==> flow/design.v <==
module cordic(clk, angle, sine, cosine);
  input clk;
  input signed [31:0] angle;  
  output signed [15:0] sine;  
  output signed [15:0] cosine;
  reg signed [15:0] x [0:12];
  reg signed [15:0] y [0:12];
  reg signed [31:0] z [0:12];
  parameter scaling_factor = 19896;  
  wire [1:0] sector;
  assign sector = angle[31:30];
  assign sine = y[12];
  assign cosine = x[12];
  wire signed [31:0] theta [0:12];
  assign theta [ 0] = 'h20000000;   
  assign theta [ 1] = 'h12E4051D;   
  assign theta [ 2] = 'h9FB385B;    
  assign theta [ 3] = 'h51111D4;    
  assign theta [ 4] = 'h28B0D43;    
  assign theta [ 5] = 'h145D7E1;    
  assign theta [ 6] = 'hA2F61E;     
  assign theta [ 7] = 'h517C55;     
  assign theta [ 8] = 'h28BE53;     
  assign theta [ 9] = 'h145F2E;     
  assign theta [10] = 'hA2F98;      
  assign theta [11] = 'h517CC;      
  assign theta [12] = 'h28BE6;      
  always @(posedge clk)
  begin 
    if (sector == 2'b00) begin
	  x[0] <= scaling_factor;
      y[0] <= 0;
      z[0] <= angle;      
    end
    else if  (sector == 2'b11) begin
	  x[0] <= scaling_factor;
      y[0] <= 0;
      z[0] <= angle;      
    end      
    else if (sector == 2'b01) begin
      x[0] <= -0;
      y[0] <= scaling_factor;
      z[0] <= {2'b00,angle[29:0]};      
    end
    else if (sector == 2'b10) begin
      x[0] <= 0;
      y[0] <= -scaling_factor;
      z[0] <= {2'b11,angle[29:0]};
    end
  end
  genvar i;
  generate
    for (i=0; i<13; i=i+1)
      begin
        wire sgn; 
	assign sgn = z[i][31];  
	wire signed [15:0] xnew, ynew;
        assign xnew = x[i] >>> i;  
        assign ynew = y[i] >>> i;
        always @(posedge clk)
          begin
            if (sgn==1)
              begin
                x[i+1] <= x[i]+ynew;
                y[i+1] <= y[i]-xnew;
                z[i+1] <= z[i]+theta[i];
              end
            else
              begin
                x[i+1] <= x[i]-ynew;
                y[i+1] <= y[i]+xnew;
                z[i+1] <= z[i]-theta[i];
              end
          end
      end
  endgenerate
endmodule
# Step by step through the tools: cordic
# What the tools print for cordic, step after step.
# Line numbers count from 1 in the design file above.
# Library cell names are shortened.
# A cell with -- has no value.
# inputs
design	cordic
clk_port	clk
lib	sky130hd
lib_corner	tt_025C_1v80

# Word-level counts
# Source: Yosys, flattened and elaborated. Widths are those after wreduce. Registers that Yosys merges into a memory's read port (data or address) are not register bits. Print and check cells do not count. Equal cells are merged and count once.
# classes
n_addsub	69
equal	3
muxes	43
reduce_and_logical	5
# op_table
operator	n
two-way mux 32 bit	15
two-way mux 16 bit	24
two-way mux 15 bit	4
adder 16 x 10 -> 16 bit	2
subtractor 16 x 10 -> 16 bit	2
adder 16 x 11 -> 16 bit	2
subtractor 16 x 11 -> 16 bit	2
adder 16 x 12 -> 16 bit	2
subtractor 16 x 12 -> 16 bit	2
adder 16 x 13 -> 16 bit	2
subtractor 16 x 13 -> 16 bit	2
adder 16 x 14 -> 16 bit	2
subtractor 16 x 14 -> 16 bit	2
adder 16 x 15 -> 16 bit	2
subtractor 16 x 15 -> 16 bit	2
subtractor 16 bit	2
adder 16 x 5 -> 16 bit	2
subtractor 16 x 5 -> 16 bit	2
adder 16 x 6 -> 16 bit	2
subtractor 16 x 6 -> 16 bit	2
adder 16 x 7 -> 16 bit	2
subtractor 16 x 7 -> 16 bit	2
adder 16 x 8 -> 16 bit	2
subtractor 16 x 8 -> 16 bit	2
adder 16 x 9 -> 16 bit	2
subtractor 16 x 9 -> 16 bit	2
adder 32 x 21 -> 32 bit (second input constant)	1
subtractor 32 x 21 -> 32 bit (second input constant)	1
# Other operator kinds: 28; their cells: 29.
# word_totals
reg_bits	785
input_bits	33
out_inout_bits	32
word_cells	159

# Longest topological paths
# Depth = most cells in a row (Yosys ltp): at word level without a register or memory, in the mapped netlist without a sequential cell, where the memories' decode and read muxes count.
# logic_depth
ltp_word	5
abc_area	0
depth_mapped	16
mapped_depth_nobuf	16

# Synthesis result
# The flow's flattened synthesis, as Yosys stat reports it; memories are mapped. The netlist is that of the ABC_AREA named above (0 if unset); the other value can give another one.
# The area totals of this step are shown rounded.
# mapped
cell_count	5156
synth_area_mm2	0.0466
sequential_area_mm2	0.0145
flip_flops	724
# types
cell	n
dfxtp_1	724
ha_1	697
xnor2_1	469
a21oi_1	561
xor2_1	245
a21o_1	238
nor2_1	338
inv_1	282
o21ai_0	200
nand2_1	246
o21bai_1	94
fa_1	35
nor3_1	128
o21a_1	64
nand3_1	92
nor2b_1	57
nand2b_1	56
a31oi_1	54
# Other cell types: 65; their cells: 576.

# Timing after synthesis
# OpenSTA on the mapped netlist: ideal clock, no wires. The path of least setup slack (recovery checks aside). Input and output delay are each 20% of the period. Register names are those of the netlist, which keeps one name where synthesis merged equal registers.
# synth_path
path_kind	reg2reg
startpoint	register z[4][31]
endpoint	register z[5][30]
period_ns	3.5
setup_ns	0.072
arrival_time_ns	3.811
required_time_ns	3.428
setup_slack_ns	-0.383
delay_ns	3.883
stages	15
n_path_buf	2
period_less_setup_slack_ns	3.883
# "delay_ns" is the arrival time less input delay plus setup time.
# "stages": output pins that drive a net of the path, with the launching flip-flop's if there is one; two outputs of one cell count as two.
# "period_less_setup_slack_ns" is the clock period less the worst setup slack; recovery checks do not enter. This is arithmetic on one report: input and output delays are still those of the set period (20% each).
# Between the ends stands the longest chain of elaborated cells between them, by number of cells; it is not shown to be the way that was timed. Of several equally long chains one is given.
# A line is the first line of the expression or statement that the cell stems from. Yosys adds cells for indexed reads and writes and turns some case tables into memories.
# synth_between
path_cell_list	dfxtp_1 > clkbuf_1 > clkbuf_1 > inv_1 > fa_1 > nor2b_1 > o31ai_1 > a211oi_1 > o211ai_1 > a211oi_1 > a21oi_1 > o311ai_1 > a31oi_1 > o21bai_1 > xor2_1
elab_chain_len	1
cells_between	1
cone_lines	1
cone_classes	mux: 1
# synth_lines
item	line	text
from (decl)	8	reg signed [31:0] z [0:12];
from (assign)	66	z[i+1] <= z[i]+theta[i];
from (assign)	72	z[i+1] <= z[i]-theta[i];
two-way mux 32 bit	62	if (sgn==1)
to (assign)	66
to (assign)	72
to (decl)	8

# Worst path after layout
# Path of least setup slack in the final report of record 1 (OpenROAD, finished layout, wires in). Where an end is a register, its clock arrival counts in the times.
# layout_path
path_kind	reg2reg
startpoint	register z[2][31]
endpoint	register z[3][31]
period_ns	3.5
setup_ns	0.09
arrival_time_ns	3.85
required_time_ns	4.04
setup_slack_ns	0.19
stages	13
n_path_buf	1
# Between the ends stands the longest chain of elaborated cells between them, by number of cells; it is not shown to be the way that was timed. Of several equally long chains one is given.
# layout_between
path_cell_list	dfxtp_4 > buf_12 > ha_1 > nor3_2 > o21a_1 > o211ai_2 > a311oi_2 > o21ai_2 > or3_4 > and3_4 > a311o_2 > a21o_1 > a21oi_4
elab_chain_len	2
cells_between	3
cone_lines	3
cone_classes	add/sub: 2; mux: 1
# layout_lines
item	line	text
from (decl)	8	reg signed [31:0] z [0:12];
from (assign)	66	z[i+1] <= z[i]+theta[i];
from (assign)	72	z[i+1] <= z[i]-theta[i];
subtractor 32 x 29 -> 32 bit	72
two-way mux 32 bit	62	if (sgn==1)
to (assign)	66
to (assign)	72
to (decl)	8

# Measured data: module cordic, platform sky130hd, 3 stored runs of the flow under differing settings, order arbitrary. Input and output delays are each 20% of the period that was set; the output load is 0.01 pF.
# "achieved_period_ns" is the run's clock period less its worst setup slack. It is reckoned from that one timing run; input and output delays stay at 20% of the period that was set.
# "critical_path_time_ns" means the part of the period allowed to the worst setup path (the constraints hold back 20% at inputs and 20% at outputs) less its slack; where the path has registers, the arrival times of their clocks count too.
# Measured values are rounded.
# Settings: -- = not set for that run.
run name	ABC_AREA	CAP_MARGIN	CORE_MARGIN	CORE_UTILIZATION	CTS_CLUSTER_SIZE	HOLD_SLACK_MARGIN	PLACE_DENSITY_LB_ADDON	SETUP_SLACK_MARGIN	SLEW_MARGIN	period_ns	GPL_ROUTABILITY_DRIVEN	critical_path_time_ns	worstPathKind	worstSetupSlack_ns	final_stdcell_area_mm2	achieved_period_ns	dieArea_mm2	final_util_pct	yosys.chip_area_mm2	final_setup_tns_ns	holdWs_ns
record 1	0	35	7	71	57	0.25	0.14	0.27	10	3.5	--	3.31	reg2reg	0.195	0.0542	3.305	0.073	83.7	0.0466	0.000	0.319
record 2	--	20	2	40	--	--	--	--	20	3.5	--	3.34	reg2reg	0.163	0.0531	3.337	0.119	45.8	0.0466	0.000	0.323
record 3	--	20	2	48	95	--	0.27	--	40	6.06	0	4.23	reg2reg	1.83	0.0514	4.228	0.0996	53.4	0.0466	0.000	0.321
